==> flow/design.v <==
module OQ1_Stopwatch(AN, Seg, Dot, CLK, Start, RESET);  
	output [3:0] AN;
	output [6:0] Seg;
	output Dot;
	input CLK, Start, RESET;
	parameter R = 2'b00;
    parameter W = 2'b01;
    parameter C = 2'b10;	
	reg  [11:0] divider_ds;
	reg  [5:0]  divider_ms;
	reg  [6:0]  Seg_Temp;
	reg  [3:0]  D3,D2,D1,D0,D_Temp,AN_Temp;
	reg  [1:0]  state,n_state;
	reg         dp;
	wire        RTC_ds,RTC_ms;
	always @(posedge CLK or posedge RESET) begin
	  if(RESET) divider_ms <= 0;
	  else if(divider_ms==32) divider_ms <= 0;
      else divider_ms <= divider_ms + 1;
    end
    assign RTC_ms = ((divider_ms == 32)?1'b1:1'b0);
	always @(posedge CLK or posedge RESET) begin
      if(RESET) divider_ds <= 0;
      else if(divider_ds==3276) divider_ds <= 0;
      else if(state==C) divider_ds <= divider_ds + 1;
    end
    assign RTC_ds = ((divider_ds == 3276)?1'b1:1'b0);
	always@(posedge CLK or posedge RESET) begin
      if(RESET) begin
        state <= R;
        D3 <= 0;
        D2 <= 0;
        D1 <= 0;
        D0 <= 0;
      end else begin
        state <= n_state;
        if(RTC_ds) begin
          if(D0 == 9) begin
            D0 <= 0;
            if(D1 == 9) begin
              D1 <= 0;
              if(D2 == 9) begin
                D2 <= 0;
                if(D3 == 9) begin
                  D3 <= 0;                  
                end else begin
                  D3 <= D3 + 1;
                end                    
              end else begin
                D2 <= D2 + 1;
              end      
            end else begin
              D1 <= D1 + 1;
            end
          end else begin
            D0 <= D0 + 1;
          end
        end      
      end
    end
    always@(*) begin
      case (state)
        R : if(RESET) n_state = R;
            else if(Start && !RESET) n_state = C;
            else n_state = W;
        W : if(RESET) n_state = R;
            else if(Start && !RESET) n_state = C;
            else n_state = W;
        C : if(RESET) n_state = R;
            else n_state = C;        
        default : n_state = R;
      endcase
    end
    always@(posedge CLK or posedge RESET) begin
      if(RESET) begin
        D_Temp  <= 4'b0000;
        AN_Temp <= 4'b1110;
        dp      <= 1'b0;
      end else if(RTC_ms) begin
      case(AN_Temp)
        4'b0111 : begin
                    D_Temp <= D0;
                    AN_Temp <= 4'b1110;
                    dp <= 1;
                  end
        4'b1110 : begin
                    D_Temp <= D1;
                    AN_Temp <= 4'b1101;
                    dp <= 0;
                  end
        4'b1101 : begin
                    D_Temp <= D2;
                    AN_Temp <= 4'b1011;
                    dp <= 1;
                  end
        4'b1011 : begin
                    D_Temp <= D3;
                    AN_Temp <= 4'b0111;
                    dp <= 1;
                  end
      endcase
      end
    end    
    always @(*) begin
        case(D_Temp)
          0 : Seg_Temp=7'b1000000; 
          1 : Seg_Temp=7'b1111001; 
          2 : Seg_Temp=7'b0100100; 
          3 : Seg_Temp=7'b0110000; 
          4 : Seg_Temp=7'b0011001; 
          5 : Seg_Temp=7'b0010010; 
          6 : Seg_Temp=7'b0000010; 
          7 : Seg_Temp=7'b1111000; 
          8 : Seg_Temp=7'b0000000; 
          9 : Seg_Temp=7'b0011000; 
          default : Seg_Temp=7'b0111111; 
      endcase
    end
    assign Seg = Seg_Temp;
    assign AN = AN_Temp;
    assign Dot = dp;
endmodule
Reports on OQ1_Stopwatch
Module OQ1_Stopwatch before and after one edit of its RTL, step after step.
"orig" refers to lines of the RTL above, "edited" to lines of the edited file.
"diff" is "edited" less "orig", of the values as shown.
Operators: Yosys type, input widths -> output width; for muxes data width and select width s.
Cell names lack the library's common part.
{ "design": {"design": "OQ1_Stopwatch", "clk_port": "CLK", "cell_library": "sky130hd", "pvt_corner": "tt_025C_1v80"} }

Diff
The edit as a unified diff against the file above.
This change comes from a script, not from a designer; no optimisation was intended.
begin of diff
@@ -40,5 +40,5 @@
             if(D1 == 9) begin
               D1 <= 0;
-              if(D2 == 9) begin
+              if(D2 >= 9) begin
                 D2 <= 0;
                 if(D3 == 9) begin
end of diff

Word level
Yosys after proc, flatten, opt, wreduce and memory -nomap, before mapping. Memory bits, and registers merged into a memory's read port (data or address), are not among the register bits. Print and check cells are not counted. Equal cells are merged and count once.
Memory sizes are those after Yosys's memory passes, which may raise the word count (mostly to a power of two), join words into wider ones and drop unused or constant bits.
{ "classes": {"columns": ["element", "orig", "edited", "diff"], "rows": [
  ["equal", 12, 11, -1],
  ["compare", 0, 1, 1],
  ["add_sub_neg", 6, 6, 0],
  ["reduce_and_logical", 13, 13, 0],
  ["mux", 16, 16, 0]
]} }
{ "op_table": {"columns": ["op", "orig", "edited", "diff"], "rows": [
  ["$eq 4x4->1 const B", 7, 6, -1],
  ["$ge 4x4->1 const B", 0, 1, 1]
]} }
Operator kinds equal on both sides are left out: 26.
{ "bits": {"columns": ["element", "orig", "edited", "diff"], "rows": [
  ["mem_count", 1, 1, 0],
  ["regBits", 45, 45, 0],
  ["output_inout_bits", 12, 12, 0],
  ["romBits", 112, 112, 0],
  ["in_bits", 3, 3, 0]
]} }
{ "memory_table": {"columns": ["element", "orig", "edited"], "rows": [
  ["memory_list", "16x7 r1 w0", "16x7 r1 w0"]
]} }

Longest topological paths
Depth = most cells in a row (Yosys ltp): at word level without a register or memory, in the mapped netlist without a sequential cell, where the memories' decode and read muxes count.
{ "logic_depth": {"columns": ["element", "orig", "edited", "diff"], "rows": [
  ["ltp_word", 5, 5, 0],
  ["abc_area", "0", "0", null],
  ["ltp_mapped", 8, 8, 0],
  ["depth_no_buf", 6, 6, 0]
]} }

Netlist
The flow's flattened synthesis, as Yosys stat reports it; memories are mapped. The netlist is that of the ABC_AREA named above (0 if unset); the other value can give another one.
{ "mapped": {"columns": ["element", "orig", "edited", "diff"], "rows": [
  ["area_mm2", 0.002595, 0.0025524, -0.0000426],
  ["seq_area_mm2", 0.0011048, 0.0011048, 0.0000000],
  ["ffs", 44, 44, 0],
  ["stdcells", 266, 261, -5],
  ["n_buf", 11, 11, 0]
]} }
{ "by_type": {"columns": ["cell_type", "orig", "edited", "diff"], "rows": [
  ["mux2i_1", 2, 9, 7],
  ["inv_1", 15, 21, 6],
  ["nand2b_1", 8, 2, -6],
  ["mux2_2", 8, 4, -4],
  ["nor2_1", 29, 26, -3],
  ["ha_1", 9, 12, 3],
  ["a21o_1", 3, 0, -3],
  ["buf_6", 3, 0, -3],
  ["nand4bb_1", 3, 0, -3],
  ["nor2b_1", 5, 3, -2],
  ["a31oi_1", 3, 1, -2],
  ["nor3_1", 3, 5, 2],
  ["a221o_1", 2, 0, -2],
  ["a22oi_1", 2, 0, -2],
  ["a32o_1", 2, 0, -2],
  ["and2_1", 2, 0, -2],
  ["o221ai_1", 2, 4, 2],
  ["a22o_1", 0, 2, 2]
]} }
Cell types equal on both sides are left out: 9.
Not every row of either side is listed.

Timing after synthesis
OpenSTA on the mapped netlist: ideal clock, no wires. The path of least setup slack (recovery checks aside). Input and output delay are each 20% of the period. Register names are those of the netlist, which keeps one name where synthesis merged equal registers.
{ "synth_timing": {"columns": ["element", "orig", "edited", "diff"], "rows": [
  ["path_type", "reg-to-output", "reg-to-output", null],
  ["start", "reg D_Temp[1]", "reg D_Temp[1]", null],
  ["end", "out Seg[4]", "out Seg[3]", null],
  ["path_stages", 6, 6, 0],
  ["path_delay_ns", 1.104, 1.076, -0.028],
  ["required_ns", 8.000, 8.000, 0.000],
  ["slack_ns", 6.896, 6.924, 0.028],
  ["clock_period_ns", 10.0, 10.0, 0.0],
  ["arrival_ns", 1.104, 1.076, -0.028],
  ["launch_ns", 0.000, 0.000, 0.000],
  ["output_delay_ns", 2.000, 2.000, 0.000],
  ["period_less_setup_slack_ns", 3.104, 3.076, -0.028]
]} }
"path_delay_ns" is the arrival time less input delay plus setup time.
At an output port there is no setup time.
"path_stages": output pins that drive a net of the path, with the launching flip-flop's if there is one; two outputs of one cell count as two.
"period_less_setup_slack_ns" = period - worst setup slack (recovery checks aside). The figure is calculated, with input and output delays left at 20% of the set period.
The rows between start and end are the longest chain of elaborated cells between them; the timing report does not say that the signal goes this way. Where chains are equally long, one stands for them.
A line is the first line of the expression or statement that the cell stems from. Yosys adds cells for indexed reads and writes and turns some case tables into memories.
A memory read counts as a cell of the chain, while the word-level depth stops at memories.
A register here has more assigning lines than the two given.
{ "synth_via_orig": {"path_cell_list": "dfrtp_1 > inv_1 > ha_1 > nand2_1 > o21ai_0 > o21ai_0", "elab_chain_len": 1, "cone_cells": 1, "lines_between": 1, "cone_classes": "memory (1)"} }
{ "synth_rtl_orig": {"columns": ["element", "line", "rtl"], "rows": [
  ["start, declared", 12, "reg [3:0] D3,D2,D1,D0,D_Temp,AN_Temp;"],
  ["start, assigned", 76, "D_Temp  <= 4'b0000;"],
  ["start, assigned", 82, "D_Temp <= D0;"],
  ["$mem_v2 16x7", 105, "case(D_Temp)"],
  ["end, declared", 3, "output [6:0] Seg;"]
]} }
{ "synth_via_edited": {"path_cell_list": "dfrtp_1 > inv_1 > ha_1 > nand2_1 > o21ai_0 > o21ai_0", "elab_chain_len": 1, "cone_cells": 1, "lines_between": 1, "cone_classes": "memory (1)"} }
{ "synth_rtl_edited": {"columns": ["element", "line", "rtl"], "rows": [
  ["start, declared", 12, "reg [3:0] D3,D2,D1,D0,D_Temp,AN_Temp;"],
  ["start, assigned", 76, "D_Temp  <= 4'b0000;"],
  ["start, assigned", 82, "D_Temp <= D0;"],
  ["$mem_v2 16x7", 105, "case(D_Temp)"],
  ["end, declared", 3, "output [6:0] Seg;"]
]} }

Timing after layout
Path of least setup slack in the final report of the runs of set A (OpenROAD, finished layout, wires in). Where an end is a register, its clock arrival counts in the times.
{ "layout_timing": {"columns": ["element", "orig", "edited", "diff"], "rows": [
  ["path_type", "reg-to-output", "reg-to-output", null],
  ["start", "reg D_Temp[1]", "reg D_Temp[1]", null],
  ["end", "out Seg[3]", "out Seg[3]", null],
  ["slack_ns", 1.23, 1.18, -0.05],
  ["path_stages", 7, 7, 0],
  ["output_delay_ns", 0.79, 0.79, 0.00],
  ["launch_ns", 0.29, 0.30, 0.01],
  ["required_ns", 3.15, 3.15, 0.00],
  ["clock_period_ns", 3.94, 3.94, 0.00],
  ["arrival_ns", 1.93, 1.97, 0.04]
]} }
The rows between start and end are the longest chain of elaborated cells between them; the timing report does not say that the signal goes this way. Where chains are equally long, one stands for them.
A memory read counts as a cell of the chain, while the word-level depth stops at memories.
A register here has more assigning lines than the two given.
{ "layout_via_orig": {"path_cell_list": "dfrtp_1 > inv_1 > ha_1 > nand2_1 > o21a_1 > o22a_1 > clkdlybuf4s50_1", "elab_chain_len": 1, "cone_cells": 1, "lines_between": 1, "cone_classes": "memory (1)"} }
{ "layout_rtl_orig": {"columns": ["element", "line", "rtl"], "rows": [
  ["start, declared", 12, "reg [3:0] D3,D2,D1,D0,D_Temp,AN_Temp;"],
  ["start, assigned", 76, "D_Temp  <= 4'b0000;"],
  ["start, assigned", 82, "D_Temp <= D0;"],
  ["$mem_v2 16x7", 105, "case(D_Temp)"],
  ["end, declared", 3, "output [6:0] Seg;"]
]} }
{ "layout_via_edited": {"path_cell_list": "dfrtp_1 > inv_1 > ha_1 > inv_1 > o21ai_0 > o21ai_0 > clkdlybuf4s50_1", "elab_chain_len": 1, "cone_cells": 1, "lines_between": 1, "cone_classes": "memory (1)"} }
{ "layout_rtl_edited": {"columns": ["element", "line", "rtl"], "rows": [
  ["start, declared", 12, "reg [3:0] D3,D2,D1,D0,D_Temp,AN_Temp;"],
  ["start, assigned", 76, "D_Temp  <= 4'b0000;"],
  ["start, assigned", 82, "D_Temp <= D0;"],
  ["$mem_v2 16x7", 105, "case(D_Temp)"],
  ["end, declared", 3, "output [6:0] Seg;"]
]} }

Flow runs
Runs of the flow (Yosys, OpenROAD) on both versions; the two runs of a pair have the same settings. The constraints put input and output delay at 20% of the set period each and load the outputs with 0.01 pF.
{ "flow_settings_set_A": {"period_ns": 3.94, "CAP_MARGIN": 20, "CORE_MARGIN": 2, "CORE_UTILIZATION": 40, "SLEW_MARGIN": 20} }
{ "measured_set_A": {"columns": ["element", "orig", "edited", "diff"], "rows": [
  ["finish.utilization_pct", 45.4, 46.2, 0.8],
  ["clock_period_reached_ns", 2.714, 2.757, 0.043],
  ["setup_ws_ns", 1.226, 1.183, -0.043],
  ["cell_area_final_mm2", 0.002869, 0.0029015, 0.0000325],
  ["synthArea_mm2", 0.002595, 0.0025524, -0.0000426],
  ["die_mm2", 0.0071479, 0.0070359, -0.0001120],
  ["total_power_w", 0.0008944, 0.00108, 0.0001856],
  ["worst_hold_slack_ns", 0.480, 0.480, 0.000]
]} }
{ "flow_settings_set_B": {"ABC_AREA": 1, "CORE_MARGIN": 4, "CORE_UTILIZATION": 68, "CTS_CLUSTER_SIZE": 57, "GPL_TIMING_DRIVEN": 0, "HOLD_SLACK_MARGIN": 0.11, "PLACE_DENSITY_LB_ADDON": 0.26, "SETUP_SLACK_MARGIN": 0.12, "period_ns": 5.51, "CAP_MARGIN": 20, "SLEW_MARGIN": 20} }
{ "measured_set_B": {"columns": ["element", "orig", "edited", "diff"], "rows": [
  ["finish.utilization_pct", 81.1, 81.0, -0.1],
  ["clock_period_reached_ns", 3.070, 3.095, 0.025],
  ["setup_ws_ns", 2.440, 2.415, -0.025],
  ["cell_area_final_mm2", 0.0030579, 0.0030767, 0.0000188],
  ["synthArea_mm2", 0.0027489, 0.0027664, 0.0000175],
  ["die_mm2", 0.0051237, 0.0051524, 0.0000287],
  ["total_power_w", 0.0006472, 0.0006478, 0.0000006],
  ["worst_hold_slack_ns", 0.485, 0.486, 0.001]
]} }
"clock_period_reached_ns" is the run's clock period less its worst setup slack. It is reckoned from that one timing run; input and output delays stay at 20% of the period that was set.
"total_power_w": no workload was simulated; the value follows from the tool's default switching activity.
